==> flow/design.v <==
`default_nettype none
module fpu_16 (
    input logic [15:0] a,
    input logic [15:0] b_ori,
    input logic [3:0] sel,
    output logic [15:0] y
);
    logic [4:0] max_exp; 
    logic [4:0] min_exp; 
    logic a_nan, b_nan, a_inf, b_inf, a_0, b_0;
    logic [15:0] g, s;
    logic [14:0] ext_g_mantisa, ext_s_mantisa, ext_y_mantisa, ext_y_mantisa_nor;
    logic [11:0] ext_y_mantisa_round;
    logic over_underflow;
    logic [4:0] y_exp_nor;
    logic [4:0] a_exp_c, b_exp_c, y_exp_c, y_exp_c_nor, y_exp_c_round;
    logic a_exp_neg, b_exp_neg, y_exp_neg, y_exp_neg_nor, y_exp_neg_round, sticky;
    logic [21:0] temp_product, product_nor;
    logic [11:0] product_round;
    logic [9:0] y_product_mantisa;
    logic [15:0] b;
    assign b = (sel == 4'b0010)? {~b_ori[15], b_ori[14:0]} : {b_ori[15], b_ori[14:0]};
    assign max_exp = 5'b11110;
    assign min_exp = 5'b00001;
    assign a_nan = (a[14:10]==5'b11111 && a[9:0]!=10'd0);
    assign b_nan = (b[14:10]==5'b11111 && b[9:0]!=10'd0);
    assign a_inf = (a[14:10]==5'b11111 && a[9:0]==10'd0);
    assign b_inf = (b[14:10]==5'b11111 && b[9:0]==10'd0);
    assign a_0 = (a[14:10]==5'd0);
    assign b_0 = (b[14:10]==5'd0);
    always_comb begin
        g = 'd0;
        s = 'd0;
        ext_g_mantisa = 'd0;
        ext_s_mantisa = 'd0;
        ext_y_mantisa = 'd0;
        ext_y_mantisa_nor = 'd0;
        ext_y_mantisa_round = 'd0;
        over_underflow = 'd0;
        y_exp_nor = 'd0;
        a_exp_c = 'd0;
        b_exp_c = 'd0;
        y_exp_c = 'd0;
        y_exp_c_nor = 'd0;
        y_exp_c_round = 'd0;
        a_exp_neg = 'd0;
        b_exp_neg = 'd0;
        y_exp_neg = 'd0;
        y_exp_neg_nor = 'd0;
        y_exp_neg_round = 'd0;
        sticky = 'd0;
        temp_product = 'd0;
        product_nor = 'd0;
        product_round = 'd0;
        y_product_mantisa = 'd0;
        y = 'd0;
        if (a_nan || b_nan) y = 16'hFFFF;
        else if (a_inf&&b_inf&&(a[15]!=b[15])&&sel[1:0]>'d0) y = 16'hFFFF;
        else if (a_inf && sel[1:0]>'d0) y = a;
        else if (b_inf && sel[1:0]>'d0) y = b;
        else if ((a_inf || b_inf) && sel[3:2]>'d0 && a[15]==b[15]) y = 16'b0111110000000000;
        else if ((a_inf || b_inf) && sel[3:2]>'d0 && a[15]!=b[15]) y = 16'b1111110000000000;
        else if (a_0 && b_0 && sel[1:0]>'d0) y = 16'd0;
        else if (a_0 && sel[1:0]>='b01) y = b;
        else if (a_0 && sel[3:2]>'d0) y = 16'd0;
        else if (b_0 && sel[1:0]=='b01) y = a;
        else if (b_0 && sel[1:0]=='b10) y = {~a[15], a[14:0]};
        else if (b_0 && sel[3:2]>'d0) y = 16'd0;
        else if (a[15]!=b[15]&&a[14:0]==b[14:0]&& sel[1:0]>'d0) y = 'd0;
        else if (sel[1:0]>'d0) begin
            if (a[14:10]==b[14:10]) begin
                if (a[9:0] > b[9:0]) begin
                    g = a;
                    s = b;
                end
                else begin
                    g = b;
                    s = a;
                end
                ext_g_mantisa = {2'b01,g[9:0],3'b000};
                ext_s_mantisa = {2'b01,s[9:0],3'b000};
                if (g[15]!=s[15]) ext_y_mantisa = ext_g_mantisa-ext_s_mantisa;
                else ext_y_mantisa = ext_g_mantisa+ext_s_mantisa;
            end
            else begin
                if (a[14:10] > b[14:10]) begin
                    g = a;
                    s = b;
                end
                else begin
                    g = b;
                    s = a;
                end
                ext_g_mantisa = {2'b01,g[9:0],3'b000};
                ext_s_mantisa[14:1]={2'b01,s[9:0],2'b00}>>(g[14:10]-s[14:10]);
                if (g[14:10]-s[14:10] == 5'd1) ext_s_mantisa[0] = 0;
                else if (g[14:10]-s[14:10] == 'd2) ext_s_mantisa[0] = 0;
                else if (g[14:10]-s[14:10] == 'd3 && s[0]>1'd0) 
                        ext_s_mantisa[0] = 1;
                else if (g[14:10]-s[14:10] == 'd4 && s[1:0]>2'd0) 
                        ext_s_mantisa[0] = 1;
                else if (g[14:10]-s[14:10] == 'd5 && s[2:0]>3'd0) 
                        ext_s_mantisa[0] = 1;
                else if (g[14:10]-s[14:10] == 'd6 && s[3:0]>4'd0) 
                        ext_s_mantisa[0] = 1;
                else if (g[14:10]-s[14:10] == 'd7 && s[4:0]>5'd0) 
                        ext_s_mantisa[0] = 1;
                else if (g[14:10]-s[14:10] == 'd8 && s[5:0]>6'd0) 
                        ext_s_mantisa[0] = 1;
                else if (g[14:10]-s[14:10] == 'd9 && s[6:0]>7'd0) 
                        ext_s_mantisa[0] = 1;
                else if (g[14:10]-s[14:10] == 'd10 && s[7:0]>'d0) 
                        ext_s_mantisa[0] = 1;
                else if (g[14:10]-s[14:10] > 'd10) ext_s_mantisa[0] = 1;
                else ext_s_mantisa[0] = 0;
                if (g[15]!=s[15]) ext_y_mantisa = ext_g_mantisa-ext_s_mantisa;
                else ext_y_mantisa = ext_g_mantisa+ext_s_mantisa;
            end
            if (ext_y_mantisa[14]==1) begin
                if (g[14:10] < max_exp) begin
                    over_underflow = 0;
                    y_exp_nor = g[14:10]+1;
                    ext_y_mantisa_nor[14:1] = ext_y_mantisa[14:1] >> 1;
                    ext_y_mantisa_nor[0]=ext_y_mantisa[1]|ext_y_mantisa[0];
                end
                else begin
                    over_underflow = 1;
                    y[15] = g[15];
                    y[14:10] = 5'b11111;
                    y[9:0] = 10'd0;
                end
            end
            else if (ext_y_mantisa[13]==1) begin
                over_underflow = 0;
                y_exp_nor = g[14:10];
                ext_y_mantisa_nor = ext_y_mantisa;
            end
            else if (ext_y_mantisa[12]==1) begin
                if (g[14:10] > min_exp) begin
                    over_underflow = 0;
                    y_exp_nor = g[14:10]-'d1;
                    ext_y_mantisa_nor = ext_y_mantisa <<< 'd1;
                end
                else begin
                    over_underflow = 1;
                    y[15] = g[15];
                    y[14:0] = 'd0;
                end
            end
            else if (ext_y_mantisa[11]==1) begin
                if (g[14:10] > min_exp+'d1) begin
                    over_underflow = 0;
                    y_exp_nor = g[14:10]-'d2;
                    ext_y_mantisa_nor = ext_y_mantisa <<< 'd2;
                end
                else begin
                    over_underflow = 1;
                    y[15] = g[15];
                    y[14:0] = 'd0;
                end
            end
            else if (ext_y_mantisa[10]==1) begin
                if (g[14:10] > min_exp+'d2) begin
                    over_underflow = 0;
                    y_exp_nor = g[14:10]-'d3;
                    ext_y_mantisa_nor = ext_y_mantisa <<< 'd3;
                end
                else begin
                    over_underflow = 1;
                    y[15] = g[15];
                    y[14:0] = 'd0;
                end
            end
            else if (ext_y_mantisa[9]==1) begin
                if (g[14:10] > min_exp+'d3) begin
                    over_underflow = 0;
                    y_exp_nor = g[14:10]-'d4;
                    ext_y_mantisa_nor = ext_y_mantisa <<< 'd4;
                end
                else begin
                    over_underflow = 1;
                    y[15] = g[15];
                    y[14:0] = 'd0;
                end
            end
            else if (ext_y_mantisa[8]==1) begin
                if (g[14:10] > min_exp+'d4) begin
                    over_underflow = 0;
                    y_exp_nor = g[14:10]-'d5;
                    ext_y_mantisa_nor = ext_y_mantisa <<< 'd5;
                end
                else begin
                    over_underflow = 1;
                    y[15] = g[15];
                    y[14:0] = 'd0;
                end
            end
            else if (ext_y_mantisa[7]==1) begin
                if (g[14:10] > min_exp+'d5) begin
                    over_underflow = 0;
                    y_exp_nor = g[14:10]-'d6;
                    ext_y_mantisa_nor = ext_y_mantisa <<< 'd6;
                end
                else begin
                    over_underflow = 1;
                    y[15] = g[15];
                    y[14:0] = 'd0;
                end
            end
            else if (ext_y_mantisa[6]==1) begin
                if (g[14:10] > min_exp+'d6) begin
                    over_underflow = 0;
                    y_exp_nor = g[14:10]-'d7;
                    ext_y_mantisa_nor = ext_y_mantisa <<< 'd7;
                end
                else begin
                    over_underflow = 1;
                    y[15] = g[15];
                    y[14:0] = 'd0;
                end
            end
            else if (ext_y_mantisa[5]==1) begin
                if (g[14:10] > min_exp+'d7) begin
                    over_underflow = 0;
                    y_exp_nor = g[14:10]-'d8;
                    ext_y_mantisa_nor = ext_y_mantisa <<< 'd8;
                end
                else begin
                    over_underflow = 1;
                    y[15] = g[15];
                    y[14:0] = 'd0;
                end
            end
            else if (ext_y_mantisa[4]==1) begin
                if (g[14:10] > min_exp+'d8) begin
                    over_underflow = 0;
                    y_exp_nor = g[14:10]-'d9;
                    ext_y_mantisa_nor = ext_y_mantisa <<< 'd9;
                end
                else begin
                    over_underflow = 1;
                    y[15] = g[15];
                    y[14:0] = 'd0;
                end
            end
            else if (ext_y_mantisa[3]==1) begin
                if (g[14:10] > min_exp+'d9) begin
                    over_underflow = 0;
                    y_exp_nor = g[14:10]-'d10;
                    ext_y_mantisa_nor = ext_y_mantisa <<< 'd10;
                end
                else begin
                    over_underflow = 1;
                    y[15] = g[15];
                    y[14:0] = 'd0;
                end
            end
            else begin
                if (g[14:10] > min_exp+'d10) begin
                    over_underflow = 0;
                    y_exp_nor = g[14:10]-'d11;
                    ext_y_mantisa_nor = ext_y_mantisa <<< 'd11;
                end
                else begin
                    over_underflow = 1;
                    y[15] = g[15];
                    y[14:0] = 'd0;
                end
            end
            if (~over_underflow) begin
                if (ext_y_mantisa_nor[2:0] > 3'b100 || 
                    (ext_y_mantisa_nor[2:0] == 3'b100 && 
                    ext_y_mantisa_nor[3] == 1'b1)) begin
                    ext_y_mantisa_round = ext_y_mantisa_nor[14:3]+'d1;
                    if (ext_y_mantisa_round[11]==1) begin
                        if (y_exp_nor < max_exp) begin
                            y[15] = g[15];
                            y[14:10] = y_exp_nor+'d1;
                            y[9:0] = ext_y_mantisa_round[10:1];  
                        end
                        else begin
                            y[15] = g[15];
                            y[14:10] = 5'b11111;
                            y[9:0] = 10'd0;
                        end
                    end
                    else begin
                        y[15] = g[15];
                        y[14:10] = y_exp_nor;
                        y[9:0] = ext_y_mantisa_round[9:0];
                    end
                end
                else begin
                    ext_y_mantisa_round = ext_y_mantisa_nor[14:3];
                    y[15] = g[15];
                    y[14:10] = y_exp_nor;
                    y[9:0] = ext_y_mantisa_round[9:0];
                end
            end
        end
        else begin
            y[15] = (a[15]==b[15]) ? 0 : 1;
            if (a[14:10] < 5'd15 && b[14:10] < 5'd15) begin
                a_exp_neg = 1;
                b_exp_neg = 1;
                a_exp_c = 5'd15-a[14:10];
                b_exp_c = 5'd15-b[14:10];
            end
            else if (a[14:10] < 5'd15 && b[14:10] >= 5'd15) begin
                a_exp_neg = 1;
                b_exp_neg = 0;
                a_exp_c = 5'd15-a[14:10];
                b_exp_c = b[14:10]-5'd15;
            end
            else if (a[14:10] >= 5'd15 && b[14:10] < 5'd15) begin
                a_exp_neg = 0;
                b_exp_neg = 1;
                a_exp_c = a[14:10]-5'd15;
                b_exp_c = 5'd15-b[14:10];
            end
            else begin
                a_exp_neg = 0;
                b_exp_neg = 0;
                a_exp_c = a[14:10]-5'd15;
                b_exp_c = b[14:10]-5'd15;
            end
            if (a_exp_neg && b_exp_neg) begin
                y_exp_neg = 1;
                y_exp_c = a_exp_c+b_exp_c;
            end
            else if (a_exp_neg && ~b_exp_neg && b_exp_c >= a_exp_c) begin
                y_exp_neg = 0;
                y_exp_c = b_exp_c-a_exp_c;
            end
            else if (a_exp_neg && ~b_exp_neg && b_exp_c < a_exp_c) begin
                y_exp_neg = 1;
                y_exp_c = a_exp_c-b_exp_c;
            end
            else if (~a_exp_neg && b_exp_neg && a_exp_c >= b_exp_c) begin
                y_exp_neg = 0;
                y_exp_c = a_exp_c-b_exp_c;
            end
            else if (~a_exp_neg && b_exp_neg && a_exp_c < b_exp_c) begin
                y_exp_neg = 1;
                y_exp_c = b_exp_c-a_exp_c;
            end
            if (~a_exp_neg && ~b_exp_neg) begin
                y_exp_neg = 0;
                y_exp_c = a_exp_c+b_exp_c;
            end
            temp_product = {1'b1,a[9:0]}*{1'b1,b[9:0]};
            if (temp_product[21]==1'b1) begin
                product_nor = temp_product >> 1;
                if (y_exp_neg) y_exp_c_nor = y_exp_c-5'd1;
                else y_exp_c_nor = y_exp_c+5'd1;
                if (y_exp_c_nor == 5'd0) y_exp_neg_nor = 0;
                else y_exp_neg_nor = y_exp_neg;
            end
            else begin
                product_nor = temp_product;
                y_exp_c_nor = y_exp_c;
                y_exp_neg_nor = y_exp_neg;
            end
            sticky = (temp_product[7:0]>=8'd1) ? 1 : 0;
            if ({product_nor[9:8],sticky} > 3'b100 ||
                ({product_nor[9:8],sticky}==3'b100 &&
                 product_nor[12] == 1)) begin
                product_round = product_nor[21:10]+1;
                if (product_round[11]==1) begin
                    y_product_mantisa = product_round[10:1];
                    if (y_exp_neg_nor) y_exp_c_round = y_exp_c_nor-5'd1;
                    else y_exp_c_nor = y_exp_c-5'd1;
                    if (y_exp_c_round == 5'd0) y_exp_neg_round = 0;
                    else y_exp_neg_round = y_exp_neg_nor;
                end
                else begin
                    y_product_mantisa = product_round[9:0];
                    y_exp_c_round = y_exp_c_nor;
                    y_exp_neg_round = y_exp_neg_nor;
                end
            end
            else begin
                product_round = product_nor[21:10];
                y_product_mantisa = product_round[9:0];
                y_exp_c_round = y_exp_c_nor;
                y_exp_neg_round = y_exp_neg_nor;
            end
            if (y_exp_neg_round && y_exp_c_round > 5'd14) begin
                y[14:0] = 15'd0;
            end
            else if (y_exp_neg_round && y_exp_c_round <= 5'd14) begin
                y[14:10] = 5'd15 - y_exp_c_round;
                y[9:0] = y_product_mantisa;
            end
            else if (~y_exp_neg_round && y_exp_c_round > (max_exp-5'd15))begin
                y[14:10] = 5'b11111;
                y[9:0] = 10'd0;
            end
            else begin
                y[14:10] = y_exp_c_round+5'd15;
                y[9:0] = y_product_mantisa;
            end
        end
    end
endmodule : fpu_16
module input_16(
    input logic clock, reset,
    input logic [9:0] data_in,
    output logic [15:0] num1, num2,
    output logic [3:0] op,
    output logic start
);
    logic count;
    always_ff @(posedge clock or posedge reset) begin
        if (reset) begin
            num1 <= 'd0;
            num2 <= 'd0;
            op <= 'd0;
            start <= 0;
            count <= 'd0;
        end
        else if (data_in[1:0] == 2'b01) begin
            if (count == 0) begin
                num1[7:0] <= data_in[9:2];
                count <= 1;
            end
            else begin
                num1[15:8] <= data_in[9:2];
                count <= 0;
            end
        end
        else if (data_in[1:0] == 2'b10) begin
            if (count == 0) begin
                num2[7:0] <= data_in[9:2];
                count <= 1;
            end
            else begin
                num2[15:8] <= data_in[9:2];
                count <= 0;
            end
        end
        else if (data_in[1:0] == 2'b11) begin
            op <= data_in[5:2];
            start <= 'd1;
        end
        else if (start)
            start <= 0;
    end
endmodule: input_16
module output_16(
    input logic clock, reset,
    input logic [15:0] ans,
    input logic done_calc,
    output logic [9:0] data_out
);
    logic count;
    always_ff @(posedge clock or posedge reset) begin
        if (reset) begin
            data_out <= 'd0;
            count <= 0;
        end
        else if (done_calc) begin
            data_out[9:2] <= ans[15:8];
            data_out[1:0] <= 2'b11;
            count <= 1;
        end
        else if (count) begin
            data_out[9:2] <= ans[7:0];
            data_out[1:0] <= 2'b11;
            count <= 0;
        end
        else
            data_out <= 'd0;
    end
endmodule: output_16
module top(
    input logic clock, reset,
    input logic [9:0] inp,
    output logic [9:0] out
);
    logic [15:0] a, b, y;
    logic [3:0] sel;
    logic signal;
    input_16 in1(.clock, .reset, .data_in(inp), .num1(a), .num2(b), .op(sel), .start(signal));
    fpu_16 calc(.a, .b_ori(b), .sel, .y);
    output_16 out1(.clock, .reset, .ans(y), .done_calc(signal), .data_out(out));
endmodule
# == From RTL to reports: top ==
# Tool output for the design above before and after an edit, in the order of the flow.
# Lines under "before" count in the file above, lines under "after" in the edited file.
# "diff": "after" minus "before" as printed here. "change_rel_pct": 100 x difference / "before".
# Library cell names are shortened.
# The mark -- stands for no value.
# inputs
top_module,top
clock_port,clock
library,sky130hd
lib_corner,tt_025C_1v80

# == Edit of the RTL ==
# The edit as a unified diff against the file above.
# The edit is scripted: it alters the design's behaviour and was not made to optimise anything.
# begin of diff
@@ -483,5 +483,8 @@
     logic signal;
     input_16 in1(.clock, .reset, .data_in(inp), .num1(a), .num2(b), .op(sel), .start(signal));
-    fpu_16 calc(.a, .b_ori(b), .sel, .y);
+    wire [15:0] y_a, y_b;
+    fpu_16 calc(.a, .b_ori(b), .sel, .y(y_a));
+    fpu_16 calc_2 (.a(a), .b_ori(~b), .sel(sel), .y(y_b));
+    assign y = y_a ^ y_b;
     output_16 out1(.clock, .reset, .ans(y), .done_calc(signal), .data_out(out));
 endmodule
# end of diff

# == Word-level counts ==
# Source: Yosys, flattened and elaborated, memories not mapped. Widths are those after wreduce. Registers that Yosys merges into a memory's read port (data or address) are not register bits. Print and check cells do not count.
# bits
item,before,after,diff,change_rel_pct
regBits,49,49,0,0.00
inputBits,12,12,0,0.00
out_inout_bits,10,10,0,0.00
elab_cells,705,1361,656,93.05
# op_classes
item,before,after,diff,change_rel_pct
n_addsub,33,64,31,93.94
multipliers,1,2,1,100.00
n_cmp,41,77,36,87.80
equal,26,45,19,73.08
n_shift,1,2,1,100.00
n_mux,521,1033,512,98.27
bitwise,9,16,7,77.78
n_reduce_logical,64,113,49,76.56
# ops
op,before,after,diff,change_rel_pct
1-bit 2-to-1 mux,171,337,166,97.08
5-bit 2-to-1 mux,161,322,161,100.00
16-bit 2-to-1 mux,106,212,106,100.00
15-bit 2-to-1 mux,45,90,45,100.00
1-bit logical AND,45,85,40,88.89
22-bit 2-to-1 mux,14,28,14,100.00
14-bit 2-to-1 mux,11,22,11,100.00
10-bit 2-to-1 mux,7,14,7,100.00
5-bit by 4-bit greater-than comparator with 1-bit output with constant B,6,12,6,100.00
5-bit by 4-bit subtractor with 5-bit output with constant B,6,11,5,83.33
1-bit NOT,8,12,4,50.00
32-bit by 3-bit equality test with 1-bit output with constant B,4,8,4,100.00
5-bit by 3-bit greater-than comparator with 1-bit output with constant B,4,8,4,100.00
1-bit logical OR,4,8,4,100.00
5-bit by 3-bit subtractor with 5-bit output with constant B,4,8,4,100.00
5-bit logical NOT,4,7,3,75.00
5-bit by 1-bit adder with 5-bit output with constant B,3,6,3,100.00
32-bit by 4-bit equality test with 1-bit output with constant B,3,6,3,100.00
1-bit inequality test,3,6,3,100.00
5-bit by 1-bit subtractor with 5-bit output with constant B,3,6,3,100.00
5-bit subtractor,3,6,3,100.00
4-bit by 5-bit subtractor with 5-bit output with constant A,3,5,2,66.67
12-bit by 1-bit adder with 12-bit output with constant B,2,4,2,100.00
3-bit equality test with constant B,2,4,2,100.00
32-bit by 2-bit equality test with 1-bit output with constant B,2,4,2,100.00
5-bit >= comparator,2,4,2,100.00
3-bit greater-than comparator with constant B,2,4,2,100.00
5-bit by 1-bit greater-than comparator with 1-bit output with constant B,2,4,2,100.00
# Unchanged operator kinds not shown: 9.
# Not every row of either side is listed.

# == Longest topological paths ==
# Longest topological path by Yosys (ltp), each cell counted once; first at word level (registers and memories cut), then after technology mapping (sequential cells cut; the memories' decode and read muxes count).
# depth
item,before,after,diff,change_rel_pct
ltp_word,133,135,2,1.50
abc_area,0,0,--,--
depth_mapped,46,47,1,2.17
mapped_depth_nobuf,39,41,2,5.13

# == Mapped cells and area ==
# Source: synth_stat.txt of the flow (Yosys; design flattened, memories mapped). It holds for the ABC_AREA given above (unset counts as 0); a run with the other value may have another netlist.
# synth_totals
item,before,after,diff,change_rel_pct
cell_count,2303,4356,2053,89.14
mapped_area_um2,16498.3,30240.3,13742.0,83.29
ffs,48,48,0,0.00
n_buf,134,262,128,95.52
# types
cell,before,after,diff,change_rel_pct
nand2_1,235,463,228,97.02
nor2_1,226,415,189,83.63
a21oi_1,169,331,162,95.86
inv_1,175,319,144,82.29
o21ai_0,144,275,131,90.97
ha_1,157,283,126,80.25
clkbuf_1,107,221,114,106.54
fa_1,86,172,86,100.00
nand3_1,81,146,65,80.25
nor3_1,64,123,59,92.19
mux2i_1,19,74,55,289.47
xnor2_1,46,94,48,104.35
o211ai_1,23,71,48,208.70
nor2b_1,25,65,40,160.00
o21a_1,11,50,39,354.55
a211oi_1,32,63,31,96.88
o31ai_1,21,51,30,142.86
nor4_1,11,41,30,272.73
# Unchanged cell types not shown: 7.
# Not every row of either side is listed.
# By module: a second synthesis without flattening, with its own total; a netlist apart from the flattened one above.
# unflattened
item,before,after,diff,change_rel_pct
hier_cells,2282,4480,2198,96.32
area_unflattened_um2,16763.6,31863.1,15099.5,90.07
# Rows give one instance, submodules left out.
# modules_before
mod,n_inst,n_cells,area_um2,mod_seq_area_um2
fpu_16,1,2166,14899.3,0.0
input_16,1,89,1493.9,950.9
output_16,1,27,370.4,250.2
top,1,0,0.0,0.0
# modules_after
mod,n_inst,n_cells,area_um2,mod_seq_area_um2
fpu_16,2,2166,14899.3,0.0
input_16,1,89,1493.9,950.9
output_16,1,27,370.4,250.2
top,1,32,200.2,0.0

# == Path before layout ==
# OpenSTA on the mapped netlist: ideal clock, no wires. The path of least setup slack (recovery checks aside). Input and output delay are each 20% of the period. Register names are those of the netlist, which keeps one name where synthesis merged equal registers.
# synth_timing
item,before,after,diff,change_rel_pct
path_kind,reg-to-reg,reg-to-reg,--,--
startpoint,register in1.num2[14],register in1.num1[1],--,--
endpoint,register out1.data_out[3],register out1.data_out[2],--,--
period_ns,8.0,8.0,0.0,0.00
t_first_pin_ns,0.000,0.000,0.000,--
arrival_time_ns,8.768,9.216,0.448,5.11
t_required_ns,7.860,7.869,0.009,0.11
slack_ns,-0.908,-1.347,-0.439,--
path_delay_ns,8.908,9.347,0.439,4.93
path_stages,39,37,-2,-5.13
n_path_buf,6,4,-2,-33.33
period_less_setup_slack_ns,8.908,9.347,0.439,4.93
# "path_delay_ns" is the arrival time less input delay plus setup time.
# "path_stages" counts driving pins, that of a launching flip-flop among them; a cell with two outputs on the path counts twice.
# "period_less_setup_slack_ns" = period - worst setup slack (recovery checks aside). The figure is calculated, with input and output delays left at 20% of the set period.
# The rows between start and end are the longest chain of elaborated cells between them; the timing report does not say that the signal goes this way. Where chains are equally long, one stands for them.
# A line is the first line of the expression or statement that the cell stems from. Yosys adds cells for indexed reads and writes and turns some case tables into memories.
# At most two assigning lines are given for a register; there are more.
# synth_via_before
path_cell_list,dfrtp_1 > clkbuf_1 > inv_1 > ha_1 > nand4_4 > o221ai_2 > buf_2 > nand2_1 > a22oi_2 > ha_1 > clkbuf_1 > buf_1 > clkbuf_1 > mux4_2 > a211oi_1 > a31oi_1 > or2_2 > ha_1 > (+3 left out) > o21ai_0 > nand3_1 > o21a_1 > o221ai_1 > o211ai_1 > o21ai_0 > a211o_1 > nor3_1 > a21oi_1 > o31ai_1 > nand4_1 > nand3_1 > or3b_4 > nor4_4 > o31ai_1 > and4_1 > o311ai_1 > nand4_1
elab_chain_len,132
# synth_lines_before
item,line,rtl
from (decl),409,"output logic [15:0] num1, num2,"
from (assign),417,num2 <= 'd0;
from (assign),438,num2[15:8] <= data_in[9:2];
16-bit 2-to-1 mux,22,"assign b = (sel == 4'b0010)? {~b_ori[15], b_ori[14:0]} : {b_ori[15], b_ori[14:0]};"
5-bit by 4-bit < comparator with 1-bit output,315,else if (a[14:10] >= 5'd15 && b[14:10] < 5'd15) begin
1-bit logical AND,315,
5-bit 2-to-1 mux,315,
5-bit 2-to-1 mux,309,else if (a[14:10] < 5'd15 && b[14:10] >= 5'd15) begin
5-bit 2-to-1 mux,303,if (a[14:10] < 5'd15 && b[14:10] < 5'd15) begin
5-bit 2-to-1 mux,70,else if (sel[1:0]>'d0) begin
(+118 left out),--,
16-bit 2-to-1 mux,61,else if ((a_inf || b_inf) && sel[3:2]>'d0 && a[15]==b[15]) y = 16'b0111110000000000;
16-bit 2-to-1 mux,60,else if (b_inf && sel[1:0]>'d0) y = b;
16-bit 2-to-1 mux,59,else if (a_inf && sel[1:0]>'d0) y = a;
16-bit 2-to-1 mux,58,else if (a_inf&&b_inf&&(a[15]!=b[15])&&sel[1:0]>'d0) y = 16'hFFFF;
16-bit 2-to-1 mux,57,if (a_nan || b_nan) y = 16'hFFFF;
8-bit 2-to-1 mux,467,else if (count) begin
8-bit 2-to-1 mux,462,else if (done_calc) begin
to (assign),463,data_out[9:2] <= ans[15:8];
to (assign),468,data_out[9:2] <= ans[7:0];
to (decl),454,output logic [9:0] data_out
# synth_via_after
path_cell_list,dfrtp_1 > clkbuf_1 > inv_1 > clkbuf_1 > buf_1 > nor2_1 > fa_1 > inv_1 > fa_1 > inv_1 > fa_1 > inv_1 > fa_1 > inv_1 > fa_1 > ha_1 > a21o_1 > a21o_1 > a21oi_1 > a21o_1 > o311ai_0 > a211o_1 > o211ai_1 > clkbuf_1 > xnor2_1 > inv_1 > ha_1 > nand2_1 > or4b_2 > o31ai_1 > a21oi_1 > a21boi_0 > nand2_1 > or4_1 > o211ai_1 > xor2_1 > o22ai_1
elab_chain_len,130
# synth_lines_after
item,line,rtl
from (decl),409,"output logic [15:0] num1, num2,"
from (assign),416,num1 <= 'd0;
from (assign),424,num1[7:0] <= data_in[9:2];
15-bit equality test,69,else if (a[15]!=b[15]&&a[14:0]==b[14:0]&& sel[1:0]>'d0) y = 'd0;
1-bit logical AND x2,69,
1-bit 2-to-1 mux,69,
1-bit 2-to-1 mux,68,else if (b_0 && sel[3:2]>'d0) y = 16'd0;
1-bit 2-to-1 mux,67,"else if (b_0 && sel[1:0]=='b10) y = {~a[15], a[14:0]};"
1-bit 2-to-1 mux,66,else if (b_0 && sel[1:0]=='b01) y = a;
1-bit 2-to-1 mux,65,else if (a_0 && sel[3:2]>'d0) y = 16'd0;
(+115 left out),--,
16-bit 2-to-1 mux,60,else if (b_inf && sel[1:0]>'d0) y = b;
16-bit 2-to-1 mux,59,else if (a_inf && sel[1:0]>'d0) y = a;
16-bit 2-to-1 mux,58,else if (a_inf&&b_inf&&(a[15]!=b[15])&&sel[1:0]>'d0) y = 16'hFFFF;
16-bit 2-to-1 mux,57,if (a_nan || b_nan) y = 16'hFFFF;
16-bit bitwise XOR,488,assign y = y_a ^ y_b;
8-bit 2-to-1 mux,467,else if (count) begin
8-bit 2-to-1 mux,462,else if (done_calc) begin
to (assign),463,data_out[9:2] <= ans[15:8];
to (assign),468,data_out[9:2] <= ans[7:0];
to (decl),454,output logic [9:0] data_out

# == Timing after layout ==
# Path of least setup slack in the final report of the runs of pair A (OpenROAD, finished layout, wires in). Where an end is a register, its clock arrival counts in the times.
# layout_timing
item,before,after,diff,change_rel_pct
path_kind,reg-to-reg,reg-to-reg,--,--
startpoint,register in1.num2[12],register in1.num2[6],--,--
endpoint,register out1.data_out[3],register out1.data_out[3],--,--
period_ns,8.0,8.0,0.0,0.00
t_first_pin_ns,0.30,0.30,0.00,0.00
arrival_time_ns,7.91,8.36,0.45,5.69
t_required_ns,8.18,8.18,0.00,0.00
slack_ns,0.27,-0.18,-0.45,--
path_stages,44,32,-12,-27.27
n_path_buf,10,3,-7,-70.00
# The rows between start and end are the longest chain of elaborated cells between them; the timing report does not say that the signal goes this way. Where chains are equally long, one stands for them.
# At most two assigning lines are given for a register; there are more.
# layout_via_before
path_cell_list,dfrtp_1 > inv_2 > ha_4 > buf_4 > and4_1 > nand2_2 > nand2_1 > a22oi_2 > ha_4 > buf_4 > buf_4 > inv_2 > buf_6 > nand2_1 > and3_4 > a211oi_2 > a21oi_1 > or2_4 > (+8 left out) > o211ai_1 > a2bb2oi_2 > a211oi_2 > a31o_1 > a211oi_4 > buf_6 > buf_4 > and2_4 > a32oi_1 > o211a_1 > or3b_4 > buf_6 > nor4_4 > buf_4 > o31ai_2 > and4_1 > o311ai_2 > nand4_1
elab_chain_len,132
# layout_lines_before
item,line,rtl
from (decl),409,"output logic [15:0] num1, num2,"
from (assign),417,num2 <= 'd0;
from (assign),438,num2[15:8] <= data_in[9:2];
16-bit 2-to-1 mux,22,"assign b = (sel == 4'b0010)? {~b_ori[15], b_ori[14:0]} : {b_ori[15], b_ori[14:0]};"
5-bit by 4-bit < comparator with 1-bit output,315,else if (a[14:10] >= 5'd15 && b[14:10] < 5'd15) begin
1-bit logical AND,315,
5-bit 2-to-1 mux,315,
5-bit 2-to-1 mux,309,else if (a[14:10] < 5'd15 && b[14:10] >= 5'd15) begin
5-bit 2-to-1 mux,303,if (a[14:10] < 5'd15 && b[14:10] < 5'd15) begin
5-bit 2-to-1 mux,70,else if (sel[1:0]>'d0) begin
(+118 left out),--,
16-bit 2-to-1 mux,61,else if ((a_inf || b_inf) && sel[3:2]>'d0 && a[15]==b[15]) y = 16'b0111110000000000;
16-bit 2-to-1 mux,60,else if (b_inf && sel[1:0]>'d0) y = b;
16-bit 2-to-1 mux,59,else if (a_inf && sel[1:0]>'d0) y = a;
16-bit 2-to-1 mux,58,else if (a_inf&&b_inf&&(a[15]!=b[15])&&sel[1:0]>'d0) y = 16'hFFFF;
16-bit 2-to-1 mux,57,if (a_nan || b_nan) y = 16'hFFFF;
8-bit 2-to-1 mux,467,else if (count) begin
8-bit 2-to-1 mux,462,else if (done_calc) begin
to (assign),463,data_out[9:2] <= ans[15:8];
to (assign),468,data_out[9:2] <= ans[7:0];
to (decl),454,output logic [9:0] data_out
# layout_via_after
path_cell_list,dfrtp_2 > buf_12 > and2_4 > fa_1 > fa_1 > fa_1 > fa_1 > fa_1 > ha_4 > a21o_1 > a21o_1 > a21oi_2 > a21o_1 > o311ai_4 > a211o_1 > o211ai_1 > buf_4 > mux2_4 > nor4_4 > nand4_1 > buf_6 > nor3_4 > a21oi_2 > ha_2 > or4_4 > a21oi_4 > nor2_2 > a22o_1 > a221oi_4 > o31ai_4 > xnor2_1 > o22ai_1
elab_chain_len,132
# layout_lines_after
item,line,rtl
from (decl),409,"output logic [15:0] num1, num2,"
from (assign),417,num2 <= 'd0;
from (assign),434,num2[7:0] <= data_in[9:2];
16-bit NOT,487,"fpu_16 calc_2 (.a(a), .b_ori(~b), .sel(sel), .y(y_b));"
16-bit 2-to-1 mux,22,"assign b = (sel == 4'b0010)? {~b_ori[15], b_ori[14:0]} : {b_ori[15], b_ori[14:0]};"
15-bit equality test,69,else if (a[15]!=b[15]&&a[14:0]==b[14:0]&& sel[1:0]>'d0) y = 'd0;
1-bit logical AND x2,69,
1-bit 2-to-1 mux,69,
1-bit 2-to-1 mux,68,else if (b_0 && sel[3:2]>'d0) y = 16'd0;
1-bit 2-to-1 mux,67,"else if (b_0 && sel[1:0]=='b10) y = {~a[15], a[14:0]};"
(+117 left out),--,
16-bit 2-to-1 mux,60,else if (b_inf && sel[1:0]>'d0) y = b;
16-bit 2-to-1 mux,59,else if (a_inf && sel[1:0]>'d0) y = a;
16-bit 2-to-1 mux,58,else if (a_inf&&b_inf&&(a[15]!=b[15])&&sel[1:0]>'d0) y = 16'hFFFF;
16-bit 2-to-1 mux,57,if (a_nan || b_nan) y = 16'hFFFF;
16-bit bitwise XOR,488,assign y = y_a ^ y_b;
8-bit 2-to-1 mux,467,else if (count) begin
8-bit 2-to-1 mux,462,else if (done_calc) begin
to (assign),463,data_out[9:2] <= ans[15:8];
to (assign),468,data_out[9:2] <= ans[7:0];
to (decl),454,output logic [9:0] data_out

# == Flow runs ==
# Runs of the flow (Yosys, OpenROAD) on both versions; the two runs of a pair have the same settings. The constraints put input and output delay at 20% of the set period each and load the outputs with 0.01 pF.
# settings_pair_A
period_ns,8.0
CAP_MARGIN,20
CORE_MARGIN,2
CORE_UTILIZATION,40
SLEW_MARGIN,20
# measured_pair_A
item,before,after,diff,change_rel_pct
yosys_chip_area_um2,16498.3,30240.3,13742.0,83.29
die_area_um2,42886.3,77815.9,34929.6,81.45
stdcell_area_um2,20781.2,40223.6,19442.4,93.56
finish.utilization_pct,51.0,53.8,2.8,--
worst_setup_slack_ns,0.269,-0.177,-0.446,--
final_setup_tns_ns,0.000,-1.215,-1.215,--
hold_ws_ns,0.556,0.476,-0.080,--
period_less_ws_ns,7.731,8.177,0.446,5.77
# settings_pair_B
CORE_UTILIZATION,30
CTS_CLUSTER_SIZE,89
MIN_ROUTING_LAYER,met1
PLACE_DENSITY_LB_ADDON,0.25
SETUP_SLACK_MARGIN,-1.04
SLEW_MARGIN,25
period_ns,10.5
CAP_MARGIN,20
CORE_MARGIN,2
# measured_pair_B
item,before,after,diff,change_rel_pct
yosys_chip_area_um2,16498.3,30240.3,13742.0,83.29
die_area_um2,56887.0,103356.0,46469.0,81.69
stdcell_area_um2,17683.2,32778.9,15095.7,85.37
finish.utilization_pct,32.7,32.8,0.1,--
worst_setup_slack_ns,-0.034,-0.001,0.033,--
final_setup_tns_ns,-0.034,-0.001,0.033,--
hold_ws_ns,0.550,0.545,-0.005,--
period_less_ws_ns,10.534,10.501,-0.033,-0.31
# "period_less_ws_ns": clock period set for the run, less the worst setup slack. It is reckoned from that one timing run; input and output delays stay at 20% of the period that was set.
